==> flow/design.v <==
`timescale 1ns / 1ps
module bnn_core #(
    parameter  STRIDE = 1,
    parameter  IN_CHANNEL = 3,
    parameter  OUT_CHANNEL = 3,
    parameter  WEGT_WIDTH = 3,
    parameter  IN_DATA_WIDTH = 28,
    parameter  IN_DATA_1CH = IN_DATA_WIDTH ** 2,
    parameter  IN_DATA_SIZE = IN_DATA_1CH * IN_CHANNEL,
    parameter  WEGT_1CH = WEGT_WIDTH ** 2,
    parameter  WEGT_SIZE = WEGT_1CH * IN_CHANNEL,
    parameter  WEGTS_SIZE = OUT_CHANNEL * WEGT_SIZE,
    parameter  OUT_DATA_WIDTH = (IN_DATA_WIDTH - WEGT_WIDTH) / STRIDE +1,
    parameter  OUT_DATA_1CH = OUT_DATA_WIDTH ** 2,
    parameter  OUT_DATA_SIZE = OUT_CHANNEL * OUT_DATA_1CH,
    parameter  NUM_BUF = WEGT_WIDTH * IN_CHANNEL,
    parameter CORE_DELAY = 5
)(
	input	wire	                    clk,
	input	wire	                    reset_n,
    input   wire [WEGT_SIZE -1: 0]      i_weight,       
    input   wire [IN_DATA_WIDTH -1:0]   i_data,         
    input   wire                        i_valid,
    input   wire [CORE_DELAY - 1 : 0]   i_calc_valid,
	output  reg                         o_valid,
	output  reg  [OUT_DATA_WIDTH -1: 0] o_result        
    );
reg [1 : 0] core_channel_cnt;
always @(posedge clk or negedge reset_n) begin
    if(!reset_n) begin
        core_channel_cnt <= 0;
    end
    else if(i_valid) begin
        if(core_channel_cnt == 2) begin
            core_channel_cnt <= 0;
        end
        else begin
            core_channel_cnt <= core_channel_cnt + 1;
        end
    end
    else begin
        core_channel_cnt <= 0;
    end
end
integer i, j;
reg [IN_DATA_WIDTH - 1 : 0] r_input_mem_data [NUM_BUF - 1 : 0];
always @(posedge clk or negedge reset_n) begin
	if(!reset_n) begin
		for(i = 0; i < NUM_BUF; i = i + 1) begin
			r_input_mem_data[i] <= {IN_DATA_WIDTH{1'b0}};
		end
	end
	else if(i_valid && core_channel_cnt == 0) begin		 
		for(i = 0; i < IN_CHANNEL; i = i + 1) begin
			r_input_mem_data[i * WEGT_WIDTH] 	    <= r_input_mem_data[i * WEGT_WIDTH + 1];
			r_input_mem_data[i * WEGT_WIDTH + 1] 	<= r_input_mem_data[i * WEGT_WIDTH + 2];
		end
		r_input_mem_data[2] <= i_data;
		r_input_mem_data[5] <= 0;
		r_input_mem_data[8] <= 0;
	end
	else if(i_valid) begin
		r_input_mem_data[core_channel_cnt * WEGT_WIDTH + 2] <= i_data;
	end
end
reg [WEGT_SIZE - 1 : 0] r_weight;
always @(posedge clk or negedge reset_n) begin
    if(!reset_n) begin
        r_weight <= {WEGT_SIZE{1'b0}};
    end
    else if(i_valid) begin
        r_weight <= i_weight;
    end
end
wire [WEGT_SIZE - 1 : 0] sliced_input [OUT_DATA_WIDTH - 1 : 0];
genvar a,b,c;
generate
	for(a = 0; a < OUT_DATA_WIDTH; a = a + 1) begin
		for(b = 0; b < IN_CHANNEL; b = b + 1) begin
			for(c = 0; c < WEGT_WIDTH; c = c + 1) begin
				assign sliced_input[a][(WEGT_SIZE - 1) - b * WEGT_1CH - c * WEGT_WIDTH -: WEGT_WIDTH] 
				= r_input_mem_data[b * WEGT_WIDTH + c][(IN_DATA_WIDTH - 1) - a -: WEGT_WIDTH];
			end
		end
	end
endgenerate
reg [WEGT_SIZE - 1 : 0 ] r_sliced_input [OUT_DATA_WIDTH - 1 : 0];
always @(posedge clk or negedge reset_n) begin
	if(!reset_n) begin
		for(i = 0; i < OUT_DATA_WIDTH; i = i + 1) begin
			r_sliced_input[i] <= {WEGT_SIZE{1'b0}};
		end
	end
	else if(i_calc_valid[1]) begin
		for(i = 0; i < OUT_DATA_WIDTH; i = i + 1) begin
			r_sliced_input[i] <= sliced_input[i];
		end
	end
end
wire [WEGT_SIZE - 1 : 0] xnor_result [OUT_DATA_WIDTH - 1 : 0];
genvar d;
generate
	for(d = 0; d < OUT_DATA_WIDTH; d = d + 1) begin
		assign xnor_result[d] = ~ (r_sliced_input[d] ^ r_weight);
	end
endgenerate
reg [WEGT_SIZE - 1 : 0] r_xnor_result [OUT_DATA_WIDTH - 1 : 0];
always @(posedge clk or negedge reset_n) begin
	if(!reset_n) begin
		for(i = 0; i < OUT_DATA_WIDTH; i = i + 1) begin
			r_xnor_result[i] <= {WEGT_SIZE{1'b0}};
		end
	end
	else if(i_calc_valid[2]) begin
		for(i = 0; i < OUT_DATA_WIDTH; i = i + 1) begin
			r_xnor_result[i] <= xnor_result[i];
		end
	end
end
reg [4 : 0] popcnt_result [OUT_DATA_WIDTH - 1 : 0];
always @(*) begin
	for(i = 0; i < OUT_DATA_WIDTH; i = i + 1) begin
		popcnt_result[i] = 0;
		for(j = 0; j < WEGT_SIZE; j = j + 1) begin
			popcnt_result[i] = popcnt_result[i] + r_xnor_result[i][j];
		end
	end
end
reg [4 : 0] r_popcnt_result [OUT_DATA_WIDTH - 1 : 0];
always @(posedge clk or negedge reset_n) begin
	if(!reset_n) begin
		for(i = 0; i < OUT_DATA_WIDTH; i = i + 1) begin
			r_popcnt_result[i] <= {WEGT_SIZE{1'b0}};
		end
	end
	else if(i_calc_valid[3]) begin
		for(i = 0; i < OUT_DATA_WIDTH; i = i + 1) begin
			r_popcnt_result[i] <= popcnt_result[i];
		end
	end
end
wire [OUT_DATA_WIDTH - 1 : 0] result;
genvar e;
generate
	for(e = 0; e < OUT_DATA_WIDTH; e = e + 1) begin
		assign result[(OUT_DATA_WIDTH - 1) - e] = (r_popcnt_result[e] << 1) > WEGT_SIZE ? 1 : 0;
	end
endgenerate
always @(posedge clk or negedge reset_n) begin
	if(!reset_n) begin
		o_result <= {WEGT_SIZE{1'b0}};
	end
	else if(i_calc_valid[4]) begin
		o_result <= result;
	end
end
always @(posedge clk or negedge reset_n) begin
    if(!reset_n) begin
        o_valid <= 0;
    end
    else begin
        o_valid <= i_calc_valid[4];
    end
end
endmodule
`timescale 1ns / 1ps
module bnn_layer
#(
	parameter CNT_BIT = 31,
	parameter IN_MEM_DWIDTH = 28,
	parameter IN_MEM_AWIDTH = 7,
	parameter IN_MEM_DEPTH  = 84,
	parameter WEGT_MEM_DWIDTH = 27,
	parameter WEGT_MEM_AWIDTH = 2,
	parameter WEGT_MEM_DEPTH  = 3,
	parameter OUT_MEM_DWIDTH = 26,
	parameter OUT_MEM_AWIDTH = 5,
	parameter OUT_MEM_DEPTH  = 78,
    parameter  STRIDE = 1,
    parameter  IN_CHANNEL = 3,
    parameter  OUT_CHANNEL = 3,
    parameter  WEGT_WIDTH = 3,
    parameter  IN_DATA_WIDTH = 28,
    parameter  IN_DATA_1CH = IN_DATA_WIDTH ** 2,
    parameter  IN_DATA_SIZE = IN_DATA_1CH * IN_CHANNEL,  
    parameter  WEGT_1CH = WEGT_WIDTH ** 2,
    parameter  WEGT_SIZE = WEGT_1CH * IN_CHANNEL,
    parameter  WEGTS_SIZE = OUT_CHANNEL * WEGT_SIZE,
    parameter  OUT_DATA_WIDTH = (IN_DATA_WIDTH - WEGT_WIDTH) / STRIDE +1,
    parameter  OUT_DATA_1CH = OUT_DATA_WIDTH ** 2,
    parameter  OUT_DATA_SIZE = OUT_CHANNEL * OUT_DATA_1CH,
    parameter  NUM_BUF = WEGT_WIDTH * IN_CHANNEL,
    parameter  STATE_WIDTH = 3,
    parameter  CORE_DELAY = 5
)
(
    input 				        clk,
    input 				        reset_n,
	input 				        i_run,
	input  [CNT_BIT-1:0]	    i_num_cnt,
	output   			        o_idle,
	output   			        o_read,
	output                      o_write,
	output  			        o_done,
	output[IN_MEM_AWIDTH-1:0] 	addr_input,
	output 				        ce_input,
	output 				        we_input,
	input [IN_MEM_DWIDTH-1:0]   q_input,
	output[IN_MEM_DWIDTH-1:0] 	d_input,
	output[WEGT_MEM_AWIDTH-1:0] addr_weight,
	output 				        ce_weight,
	output 				        we_weight,
	input [WEGT_MEM_DWIDTH-1:0] q_weight,
	output[WEGT_MEM_DWIDTH-1:0] d_weight,
    output[OUT_MEM_AWIDTH-1:0] 	addr_output,
	output 				        ce_output,
	output 				        we_output,
	input [OUT_MEM_DWIDTH-1:0]  q_output,
	output[OUT_MEM_DWIDTH-1:0] 	d_output
    );
localparam S_IDLE	= 2'b00;
localparam S_RUN	= 2'b01;
localparam S_DONE  	= 2'b10;
reg [1:0] c_state_read;  
reg [1:0] n_state_read;  
reg [1:0] c_state_write;  
reg [1:0] n_state_write;  
wire      is_write_start;
wire      calc_valid;
wire      out_channel_end;
wire      wegt_read;
wire      result_valid;
wire	  is_write_done;
wire	  is_read_done;
always @(posedge clk or negedge reset_n) begin
    if(!reset_n) begin
		c_state_read <= S_IDLE;
    end else begin
		c_state_read <= n_state_read;
    end
end
always @(posedge clk or negedge reset_n) begin
    if(!reset_n) begin
		c_state_write <= S_IDLE;
    end else begin
		c_state_write <= n_state_write;
    end
end
always @(*) 
begin
	n_state_read = c_state_read;  
	case(c_state_read)
	S_IDLE	: if(i_run)
				n_state_read = S_RUN;
	S_RUN   : if(is_read_done)
				n_state_read = S_DONE;
	S_DONE	: n_state_read 	 = S_IDLE;
	endcase
end 
always @(*) 
begin
	n_state_write = c_state_write;  
	case(c_state_write)
	S_IDLE	: if(is_write_start)
				n_state_write = S_RUN;
	S_RUN   : if(is_write_done)
				n_state_write = S_DONE;
	S_DONE	: n_state_write   = S_IDLE;
	endcase
end 
assign o_idle 		= (c_state_read == S_IDLE) && (c_state_write == S_IDLE);
assign o_read 		= (c_state_read == S_RUN);
assign o_write 		= (c_state_write == S_RUN);
assign o_done 		= (c_state_write == S_DONE);  
reg [CNT_BIT-1:0] num_cnt;
reg [3:0] o_write_cnt;
always @(posedge clk or negedge reset_n) begin
    if(!reset_n) begin
        num_cnt <= 0;  
    end else if (i_run) begin
        num_cnt <= i_num_cnt;
	end else if (o_done) begin
		num_cnt <= 0;
	end
end
reg [1:0] in_channel_cnt;
always @(posedge clk or negedge reset_n) begin	 
	if(!reset_n) begin
		in_channel_cnt <= 1;
	end
	else if(in_channel_cnt >= 2) begin
		in_channel_cnt <= 0;
	end
	else if(o_read) begin
		in_channel_cnt <= in_channel_cnt + 1;
	end
end
reg [2 : 0] out_channel_cnt;
always @(posedge clk or negedge reset_n) begin
	if(!reset_n) begin
		out_channel_cnt <= 0;
	end
	else if(out_channel_end) begin
		out_channel_cnt <= out_channel_cnt + 1;
	end
	else if(out_channel_cnt == OUT_CHANNEL) begin
		out_channel_cnt <= 0;
	end
end
reg [IN_DATA_WIDTH - 1 : 0] row_cnt;
always @(posedge clk or negedge reset_n) begin	
	if(!reset_n) begin
		row_cnt <= 0;
	end
	else if(row_cnt >= IN_DATA_WIDTH) begin
		row_cnt <= 0;
	end
	else if(o_read && in_channel_cnt == 2) begin
		row_cnt <= row_cnt + 1;
	end
end
reg [CORE_DELAY - 1 : 0] r_calc_valid;
always @(posedge clk or negedge reset_n) begin
	if(!reset_n) begin
		r_calc_valid <= {CORE_DELAY{1'b0}};
	end
	else begin
		r_calc_valid <= {r_calc_valid[CORE_DELAY - 2 : 0],{calc_valid}};
	end
end
reg [CNT_BIT-1:0] addr_cnt_read_input;
reg [CNT_BIT-1:0] addr_cnt_read_weight; 
reg [CNT_BIT-1:0] addr_cnt_write;
assign is_read_done  = o_read  && (out_channel_cnt == OUT_CHANNEL - 1) && out_channel_end ;
assign is_write_done = o_write && (addr_cnt_write == OUT_MEM_DEPTH - 1) && (|r_calc_valid == 0);
assign calc_valid	= o_read && (in_channel_cnt == 0) && (row_cnt > 2);
assign out_channel_end = (addr_cnt_read_input == IN_MEM_DEPTH - 1); 
assign wegt_read    = o_read && (out_channel_cnt > 0) && (in_channel_cnt == 0) &&(row_cnt == 2);
always @(posedge clk or negedge reset_n) begin
    if(!reset_n) begin
        addr_cnt_read_input <= 0;  
    end else if (is_read_done | out_channel_end) begin
        addr_cnt_read_input <= 0; 
    end else if (o_read) begin
        addr_cnt_read_input <= IN_DATA_WIDTH * in_channel_cnt + row_cnt;
	end
end
always @(posedge clk or negedge reset_n) begin
    if(!reset_n) begin
        addr_cnt_read_weight <= 0;  
    end else if (is_read_done) begin
        addr_cnt_read_weight <= 0; 
    end else if (wegt_read) begin
        addr_cnt_read_weight <= addr_cnt_read_weight + 1;
	end
end
always @(posedge clk or negedge reset_n) begin
    if(!reset_n) begin
        addr_cnt_write <= 0;  
    end else if (is_write_done) begin
        addr_cnt_write <= 0; 
    end else if (o_write && result_valid ) begin
        addr_cnt_write <= addr_cnt_write + 1;
	end
end
reg  r_valid;
always @(posedge clk or negedge reset_n) begin
    if(!reset_n) begin
        r_valid <= {IN_MEM_DWIDTH{1'b0}};  
    end else begin
	    r_valid <= o_read;  
    end
end
assign addr_input 	= addr_cnt_read_input;
assign ce_input 	= o_read;
assign we_input 	= 1'b0;  
assign d_input		= {IN_MEM_DWIDTH{1'b0}};  
wire [IN_MEM_DWIDTH - 1 : 0]    input_mem_data;
assign input_mem_data = q_input;
assign addr_weight 	= addr_cnt_read_weight;
assign ce_weight 	= o_read;    
assign we_weight 	= 1'b0;  
assign d_weight		= {IN_MEM_DWIDTH{1'b0}};  
wire [WEGT_MEM_DWIDTH - 1:0] 	weight_mem_data;
assign weight_mem_data = q_weight; 
wire [OUT_MEM_DWIDTH-1:0] w_result;
bnn_core #(
.WEGT_WIDTH     (WEGT_WIDTH),
.IN_DATA_WIDTH  (IN_DATA_WIDTH),
.STRIDE         (STRIDE),
.IN_CHANNEL     (IN_CHANNEL),
.OUT_CHANNEL    (OUT_CHANNEL)
) u_bnn_core (
.clk            (clk),
.reset_n        (reset_n),
.i_weight       (weight_mem_data),
.i_data         (input_mem_data),
.i_valid	    (r_valid),
.i_calc_valid   (r_calc_valid),
.o_valid        (result_valid),
.o_result       (w_result)
);
assign is_write_start = r_calc_valid[4];
assign addr_output 	= addr_cnt_write;
assign ce_output 	= o_write && result_valid;
assign we_output 	= o_write;
assign d_output		= w_result;
endmodule
module bnn_layer0 (
    input  wire        clk,
    input  wire        reset_n,
    input  wire        i_run,
    output wire        o_idle,
    output wire        o_done,
    output wire [6:0]  addr_input,
    output wire        ce_input,
    input  wire [27:0] q_input,
    output wire [1:0]  addr_weight,
    output wire        ce_weight,
    input  wire [26:0] q_weight,
    output wire [6:0]  addr_output,
    output wire        we_output,
    output wire [25:0] d_output
);
wire        w_read, w_write;
wire        w_we_input, w_we_weight, w_ce_output, w_we_output;
wire [27:0] w_d_input;
wire [26:0] w_d_weight;
bnn_layer #(
    .CNT_BIT         (31),
    .IN_MEM_DWIDTH   (28),
    .IN_MEM_AWIDTH   (7),
    .IN_MEM_DEPTH    (84),
    .WEGT_MEM_DWIDTH (27),
    .WEGT_MEM_AWIDTH (2),
    .WEGT_MEM_DEPTH  (3),
    .OUT_MEM_DWIDTH  (26),
    .OUT_MEM_AWIDTH  (7),
    .OUT_MEM_DEPTH   (78),
    .WEGT_WIDTH      (3),
    .IN_DATA_WIDTH   (28),
    .STRIDE          (1),
    .IN_CHANNEL      (3),
    .OUT_CHANNEL     (3)
) u_bnn_layer (
    .clk         (clk),
    .reset_n     (reset_n),
    .i_run       (i_run),
    .i_num_cnt   (31'd84),
    .o_idle      (o_idle),
    .o_read      (w_read),
    .o_write     (w_write),
    .o_done      (o_done),
    .addr_input  (addr_input),
    .ce_input    (ce_input),
    .we_input    (w_we_input),
    .q_input     (q_input),
    .d_input     (w_d_input),
    .addr_weight (addr_weight),
    .ce_weight   (ce_weight),
    .we_weight   (w_we_weight),
    .q_weight    (q_weight),
    .d_weight    (w_d_weight),
    .addr_output (addr_output),
    .ce_output   (w_ce_output),
    .we_output   (w_we_output),
    .q_output    (26'd0),
    .d_output    (d_output)
);
assign we_output = w_ce_output & w_we_output;
endmodule
# Reports on bnn_layer0
# Tool output for the design above before and after an edit, in the order of the flow.
# Lines under "before" count in the file above, lines under "after" in the edited file.
# "delta" is "after" less "before", of the values as shown; "change_rel_pct" is that difference over "before", in percent.
# Operators: Yosys type, input widths -> output width; for muxes data width and select width s.
# Cell names lack the library's common part.
setup:
  design: "bnn_layer0"
  clk_port: "clk"
  cell_library: "sky130hd"
  lib_corner: "tt_025C_1v80"

# Edit of the RTL
# The edit as a unified diff against the file above.
# This change comes from a script, not from a designer. The edited design behaves differently; no optimisation was intended.
# begin of diff
@@ -385,4 +385,6 @@
 assign weight_mem_data = q_weight; 
 wire [OUT_MEM_DWIDTH-1:0] w_result;
+wire result_valid_p, result_valid_n;
+wire [OUT_MEM_DWIDTH-1:0] w_result_p, w_result_n;
 bnn_core #(
 .WEGT_WIDTH     (WEGT_WIDTH),
@@ -398,7 +400,13 @@
 .i_valid	    (r_valid),
 .i_calc_valid   (r_calc_valid),
-.o_valid        (result_valid),
-.o_result       (w_result)
+.o_valid        (result_valid_p),
+.o_result       (w_result_p)
 );
+bnn_core #( .WEGT_WIDTH     (WEGT_WIDTH), .IN_DATA_WIDTH  (IN_DATA_WIDTH), .STRIDE         (STRIDE), .IN_CHANNEL     (IN_CHANNEL), .OUT_CHANNEL    (OUT_CHANNEL) ) u_bnn_core_alt (
+    .clk(clk), .reset_n(reset_n), .i_weight(weight_mem_data), .i_data(input_mem_data),
+    .i_valid(r_valid), .i_calc_valid(~r_calc_valid), .o_valid(result_valid_n),
+    .o_result(w_result_n));
+assign result_valid = result_valid_p ^ result_valid_n;
+assign w_result = w_result_p ^ w_result_n;
 assign is_write_start = r_calc_valid[4];
 assign addr_output 	= addr_cnt_write;
# end of diff

# Elaborated design
# Yosys after proc, flatten, opt, wreduce and memory -nomap, before mapping. Print and check cells are not counted. Equal cells are merged and count once.
bits:
  columns: ["element", "before", "after", "delta", "change_rel_pct"]
  rows:
  - ["reg_bits", 1978, 3793, 1815, 91.76]
  - ["in_bits", 58, 58, 0, 0.00]
  - ["word_cells", 1016, 1952, 936, 92.13]
op_classes:
  columns: ["element", "before", "after", "delta", "change_rel_pct"]
  rows:
  - ["add_sub_neg", 684, 1362, 678, 99.12]
  - ["n_mul", 2, 3, 1, 50.00]
  - ["compare", 30, 56, 26, 86.67]
  - ["n_eq", 23, 32, 9, 39.13]
  - ["n_mux", 73, 128, 55, 75.34]
  - ["bitwise", 54, 109, 55, 101.85]
  - ["n_reduce_logical", 49, 71, 22, 44.90]
ops:
  columns: ["operator", "before", "after", "delta", "change_rel_pct"]
  rows:
  - ["$add 5x1->5", 572, 1144, 572, 100.00]
  - ["$mux 28", 29, 56, 27, 93.10]
  - ["$add 1x1->2", 26, 52, 26, 100.00]
  - ["$add 2x1->3", 26, 52, 26, 100.00]
  - ["$add 3x1->4", 26, 52, 26, 100.00]
  - ["$add 4x1->5", 26, 52, 26, 100.00]
  - ["$gt 6x5->1 const B", 26, 52, 26, 100.00]
  - ["$mux 1", 26, 52, 26, 100.00]
  - ["$not 27->27", 26, 52, 26, 100.00]
  - ["$xor 27x27->27", 26, 52, 26, 100.00]
  - ["$reduce_bool 2->1", 16, 26, 10, 62.50]
  - ["$reduce_and 2->1", 9, 18, 9, 100.00]
  - ["$eq 4x3->1 const B", 4, 8, 4, 100.00]
  - ["$mux 2", 8, 10, 2, 25.00]
  - ["$eq 4x2->1 const B", 2, 4, 2, 100.00]
  - ["$logic_and 1x1->1", 13, 14, 1, 7.69]
  - ["$eq 2x2->1 const B", 4, 5, 1, 25.00]
  - ["$logic_not 2->1", 4, 5, 1, 25.00]
  - ["$add 2x1->2 const B", 2, 3, 1, 50.00]
  - ["$add 4x2->4 const B", 1, 2, 1, 100.00]
  - ["$eq 4x1->1 const B", 1, 2, 1, 100.00]
  - ["$eq 4x4->1 const B", 1, 2, 1, 100.00]
  - ["$logic_not 4->1", 1, 2, 1, 100.00]
  - ["$mul 2x2->4 const B", 1, 2, 1, 100.00]
  - ["$not 5->5", 0, 1, 1, null]
  - ["$xor 1x1->1", 0, 1, 1, null]
  - ["$xor 26x26->26", 0, 1, 1, null]
# Operator kinds equal on both sides are left out: 24.

# Longest topological paths
# Depth = most cells in a row (Yosys ltp): at word level without a register or memory, in the mapped netlist without a sequential cell, where the memories' decode and read muxes count.
logic_depth:
  columns: ["element", "before", "after", "delta", "change_rel_pct"]
  rows:
  - ["word_depth", 26, 26, 0, 0.00]
  - ["abc_area", "0", "0", null, null]
  - ["ltp_mapped", 18, 18, 0, 0.00]
  - ["depth_no_buf", 18, 18, 0, 0.00]

# After synthesis
# Yosys stat after the flow's synthesis: flattened, memories mapped to cells. It holds for the ABC_AREA given above (unset counts as 0); a run with the other value may have another netlist.
types:
  columns: ["type", "before", "after", "delta", "change_rel_pct"]
  rows:
  - ["dfrtp_1", 1470, 2809, 1339, 91.09]
  - ["inv_1", 942, 1963, 1021, 108.39]
  - ["nand2_1", 539, 1480, 941, 174.58]
  - ["o21ai_0", 464, 1345, 881, 189.87]
  - ["xor2_1", 24, 812, 788, 3283.33]
  - ["fa_1", 469, 937, 468, 99.79]
  - ["mux2_2", 854, 1303, 449, 52.58]
  - ["clkbuf_1", 200, 538, 338, 169.00]
  - ["ha_1", 253, 487, 234, 92.49]
  - ["a21oi_1", 114, 185, 71, 62.28]
  - ["a21o_1", 47, 103, 56, 119.15]
  - ["a31oi_1", 27, 54, 27, 100.00]
  - ["buf_2", 75, 56, -19, -25.33]
  - ["xnor2_1", 808, 825, 17, 2.10]
  - ["o21bai_1", 17, 28, 11, 64.71]
  - ["buf_1", 32, 41, 9, 28.12]
  - ["nor2_1", 94, 99, 5, 5.32]
  - ["nand4_1", 12, 17, 5, 41.67]
# Cell types equal on both sides are left out: 10.
# The list need not be complete.
synth_totals:
  columns: ["element", "before", "after", "delta", "change_rel_pct"]
  rows:
  - ["mapped_cells", 6621, 13265, 6644, 100.35]
  - ["yosys_area_um2", 78427.7, 150428.0, 72000.3, 91.80]
  - ["seq_area_um2", 36864.1, 70371.2, 33507.1, 90.89]
  - ["flip_flops", 1473, 2812, 1339, 90.90]
  - ["buf_cells", 322, 656, 334, 103.73]
# The figures by module come from a second, unflattened synthesis with its own total; it is not the netlist above.
unflattened:
  columns: ["element", "before", "after", "delta", "change_rel_pct"]
  rows:
  - ["cells_unflattened", 7003, 13485, 6482, 92.56]
  - ["area_unflattened_um2", 80744.9, 156172.3, 75427.4, 93.41]
# Rows give one instance, submodules left out.
modules_before:
  columns: ["mod", "instances", "n_cells", "mod_area_um2", "seq_area_um2"]
  rows:
  - ["bnn_core", 1, 6454, 75049.5, 34182.8]
  - ["bnn_layer", 1, 546, 5681.7, 2681.3]
  - ["bnn_layer0", 1, 3, 13.8, 0.0]
modules_after:
  columns: ["mod", "instances", "n_cells", "mod_area_um2", "seq_area_um2"]
  rows:
  - ["bnn_core", 2, 6454, 75055.7, 34182.8]
  - ["bnn_layer", 1, 574, 6047.0, 2681.3]
  - ["bnn_layer0", 1, 3, 13.8, 0.0]

# Path before layout
# Source: OpenSTA report_checks on the synthesized netlist (no wires, ideal clock, input and output delay 20% of the period each), path of least setup slack; recovery checks are left aside. Register names are those of the netlist, which keeps one name where synthesis merged equal registers.
synth_timing:
  columns: ["element", "before", "after", "delta", "change_rel_pct"]
  rows:
  - ["path_kind", "flip-flop to flip-flop", "flip-flop to flip-flop", null, null]
  - ["start", "reg u_bnn_layer.u_bnn_core.r_xnor_result[7][17]", "reg u_bnn_layer.u_bnn_core.r_xnor_result[14][17]", null, null]
  - ["end", "reg u_bnn_layer.u_bnn_core.r_popcnt_result[7][4]", "reg u_bnn_layer.u_bnn_core.r_popcnt_result[14][4]", null, null]
  - ["period_ns", 6.0, 6.0, 0.0, 0.00]
  - ["setup_ns", 0.125, 0.125, 0.000, null]
  - ["arrival_ns", 5.006, 4.853, -0.153, -3.06]
  - ["required_time_ns", 5.875, 5.875, 0.000, 0.00]
  - ["slack_ns", 0.870, 1.023, 0.153, null]
  - ["delay_ns", 5.131, 4.978, -0.153, -2.98]
  - ["stages", 19, 18, -1, -5.26]
  - ["n_path_buf", 0, 0, 0, null]
  - ["synth_period_reached_ns", 5.13, 4.977, -0.153, -2.98]
# "delay_ns" is the arrival time less input delay plus setup time.
# "stages": output pins that drive a net of the path, with the launching flip-flop's if there is one; two outputs of one cell count as two.
# "synth_period_reached_ns" = period - worst setup slack (recovery checks aside). The figure is calculated, with input and output delays left at 20% of the set period.
# Between the ends stands the longest chain of elaborated cells between them, by number of cells; it is not shown to be the way that was timed. Of several equally long chains one is given.
# Each line given opens the expression or statement behind the cell; cells for indexed reads and writes are added by Yosys, which also makes memories of some case tables.
synth_between_before:
  cell_sequence: "dfrtp_1 -> fa_1 -> inv_1 -> fa_1 -> inv_1 -> fa_1 -> inv_1 -> fa_1 -> fa_1 -> fa_1 -> inv_1 -> ha_1 -> a21oi_1 -> fa_1 -> inv_1 -> a21o_1 -> a21oi_1 -> xnor2_1 -> mux2_2"
  elab_chain_cells: 10
  cells_between: 10
  cone_lines: 1
synth_lines_before:
  columns: ["element", "line_no", "text"]
  rows:
  - ["from (decl)", 107, "reg [WEGT_SIZE - 1 : 0] r_xnor_result [OUT_DATA_WIDTH - 1 : 0];"]
  - ["from (assign)", 111, "r_xnor_result[i] <= {WEGT_SIZE{1'b0}};"]
  - ["from (assign)", 116, "r_xnor_result[i] <= xnor_result[i];"]
  - ["$add 5x1->5 x10", 125, "popcnt_result[i] = popcnt_result[i] + r_xnor_result[i][j];"]
  - ["to (assign)", 133, "r_popcnt_result[i] <= {WEGT_SIZE{1'b0}};"]
  - ["to (assign)", 138, "r_popcnt_result[i] <= popcnt_result[i];"]
  - ["to (decl)", 129, "reg [4 : 0] r_popcnt_result [OUT_DATA_WIDTH - 1 : 0];"]
synth_between_after:
  cell_sequence: "dfrtp_1 -> fa_1 -> inv_1 -> fa_1 -> inv_1 -> fa_1 -> inv_1 -> fa_1 -> fa_1 -> fa_1 -> inv_1 -> ha_1 -> a21o_1 -> fa_1 -> a21o_1 -> a21oi_1 -> xnor2_1 -> mux2_2"
  elab_chain_cells: 10
  cells_between: 10
  cone_lines: 1
synth_lines_after:
  columns: ["element", "line_no", "text"]
  rows:
  - ["from (decl)", 107, "reg [WEGT_SIZE - 1 : 0] r_xnor_result [OUT_DATA_WIDTH - 1 : 0];"]
  - ["from (assign)", 111, "r_xnor_result[i] <= {WEGT_SIZE{1'b0}};"]
  - ["from (assign)", 116, "r_xnor_result[i] <= xnor_result[i];"]
  - ["$add 5x1->5 x10", 125, "popcnt_result[i] = popcnt_result[i] + r_xnor_result[i][j];"]
  - ["to (assign)", 133, "r_popcnt_result[i] <= {WEGT_SIZE{1'b0}};"]
  - ["to (assign)", 138, "r_popcnt_result[i] <= popcnt_result[i];"]
  - ["to (decl)", 129, "reg [4 : 0] r_popcnt_result [OUT_DATA_WIDTH - 1 : 0];"]

# Path in the finished layout
# From the final timing report of the runs of pair A: the path of least setup slack in the routed layout; clock arrival at registers is part of the times.
layout_timing:
  columns: ["element", "before", "after", "delta", "change_rel_pct"]
  rows:
  - ["path_kind", "flip-flop to flip-flop", "flip-flop to flip-flop", null, null]
  - ["start", "reg u_bnn_layer.u_bnn_core.r_xnor_result[14][17]", "reg u_bnn_layer.u_bnn_core.r_xnor_result[10][17]", null, null]
  - ["end", "reg u_bnn_layer.u_bnn_core.r_popcnt_result[14][4]", "reg u_bnn_layer.u_bnn_core.r_popcnt_result[10][4]", null, null]
  - ["period_ns", 5.44, 5.44, 0.00, 0.00]
  - ["setup_ns", 0.11, 0.11, 0.00, null]
  - ["arrival_ns", 5.87, 6.04, 0.17, 2.90]
  - ["required_time_ns", 6.14, 6.26, 0.12, 1.95]
  - ["slack_ns", 0.26, 0.22, -0.04, null]
  - ["stages", 18, 19, 1, 5.56]
  - ["n_path_buf", 0, 0, 0, null]
# Between the ends stands the longest chain of elaborated cells between them, by number of cells; it is not shown to be the way that was timed. Of several equally long chains one is given.
layout_between_before:
  cell_sequence: "dfrtp_1 -> fa_1 -> inv_1 -> fa_1 -> inv_1 -> fa_1 -> inv_1 -> fa_1 -> fa_1 -> fa_1 -> inv_1 -> ha_1 -> a21o_1 -> fa_1 -> a21o_1 -> a21oi_1 -> xnor2_1 -> mux2_2"
  elab_chain_cells: 10
  cells_between: 10
  cone_lines: 1
layout_lines_before:
  columns: ["element", "line_no", "text"]
  rows:
  - ["from (decl)", 107, "reg [WEGT_SIZE - 1 : 0] r_xnor_result [OUT_DATA_WIDTH - 1 : 0];"]
  - ["from (assign)", 111, "r_xnor_result[i] <= {WEGT_SIZE{1'b0}};"]
  - ["from (assign)", 116, "r_xnor_result[i] <= xnor_result[i];"]
  - ["$add 5x1->5 x10", 125, "popcnt_result[i] = popcnt_result[i] + r_xnor_result[i][j];"]
  - ["to (assign)", 133, "r_popcnt_result[i] <= {WEGT_SIZE{1'b0}};"]
  - ["to (assign)", 138, "r_popcnt_result[i] <= popcnt_result[i];"]
  - ["to (decl)", 129, "reg [4 : 0] r_popcnt_result [OUT_DATA_WIDTH - 1 : 0];"]
layout_between_after:
  cell_sequence: "dfrtp_1 -> fa_1 -> inv_1 -> fa_1 -> inv_1 -> fa_1 -> inv_1 -> fa_1 -> fa_1 -> fa_1 -> inv_1 -> ha_1 -> a21oi_1 -> fa_1 -> inv_1 -> a21o_1 -> a21oi_1 -> xnor2_1 -> mux2_2"
  elab_chain_cells: 10
  cells_between: 10
  cone_lines: 1
layout_lines_after:
  columns: ["element", "line_no", "text"]
  rows:
  - ["from (decl)", 107, "reg [WEGT_SIZE - 1 : 0] r_xnor_result [OUT_DATA_WIDTH - 1 : 0];"]
  - ["from (assign)", 111, "r_xnor_result[i] <= {WEGT_SIZE{1'b0}};"]
  - ["from (assign)", 116, "r_xnor_result[i] <= xnor_result[i];"]
  - ["$add 5x1->5 x10", 125, "popcnt_result[i] = popcnt_result[i] + r_xnor_result[i][j];"]
  - ["to (assign)", 133, "r_popcnt_result[i] <= {WEGT_SIZE{1'b0}};"]
  - ["to (assign)", 138, "r_popcnt_result[i] <= popcnt_result[i];"]
  - ["to (decl)", 129, "reg [4 : 0] r_popcnt_result [OUT_DATA_WIDTH - 1 : 0];"]

# Layout results
# Both versions went through the flow (Yosys, OpenROAD) with the same settings in each pair. Constraints: input delay and output delay 20% of the set period each, output load 0.01 pF.
flow_settings_pair_A:
  CORE_UTILIZATION: 40
  PLACE_DENSITY: 0.6
  period_ns: 5.44
  CAP_MARGIN: 20
  CORE_MARGIN: 2
  SLEW_MARGIN: 20
results_pair_A:
  columns: ["element", "before", "after", "delta", "change_rel_pct"]
  rows:
  - ["synthArea_um2", 78427.7, 150428.0, 72000.3, 91.80]
  - ["final_die_area_um2", 199626.0, 380991.0, 181365.0, 90.85]
  - ["final_stdcell_area_um2", 88122.0, 167597.0, 79475.0, 90.19]
  - ["worstSetupSlack_ns", 0.263, 0.221, -0.042, null]
  - ["fin_power_uw", 23077, 43020, 19943, 86.42]
  - ["period_less_ws_ns", 5.177, 5.219, 0.042, 0.81]
flow_settings_pair_B:
  CELL_PAD_IN_SITES_GLOBAL_PLACEMENT: 3
  CORE_ASPECT_RATIO: 0.55
  CORE_MARGIN: 10
  CORE_UTILIZATION: 33
  CTS_CLUSTER_DIAMETER: 191
  CTS_CLUSTER_SIZE: 100
  SETUP_SLACK_MARGIN: 1.35
  TNS_END_PERCENT: 20
  period_ns: 8.6
  CAP_MARGIN: 20
  SLEW_MARGIN: 20
results_pair_B:
  columns: ["element", "before", "after", "delta", "change_rel_pct"]
  rows:
  - ["synthArea_um2", 78427.7, 150428.0, 72000.3, 91.80]
  - ["final_die_area_um2", 258436.0, 484465.0, 226029.0, 87.46]
  - ["final_stdcell_area_um2", 83586.4, 159646.0, 76059.6, 91.00]
  - ["worstSetupSlack_ns", 3.173, 3.264, 0.091, null]
  - ["fin_hold_ws_ns", 0.485, 0.408, -0.077, null]
  - ["fin_power_uw", 9769, 18883, 9114, 93.30]
  - ["period_less_ws_ns", 5.427, 5.336, -0.091, -1.68]
# "period_less_ws_ns": clock period set for the run, less the worst setup slack. It is reckoned from that one timing run; input and output delays stay at 20% of the period that was set.
# "fin_power_uw" is the tool's figure for a default switching activity; nothing was simulated.
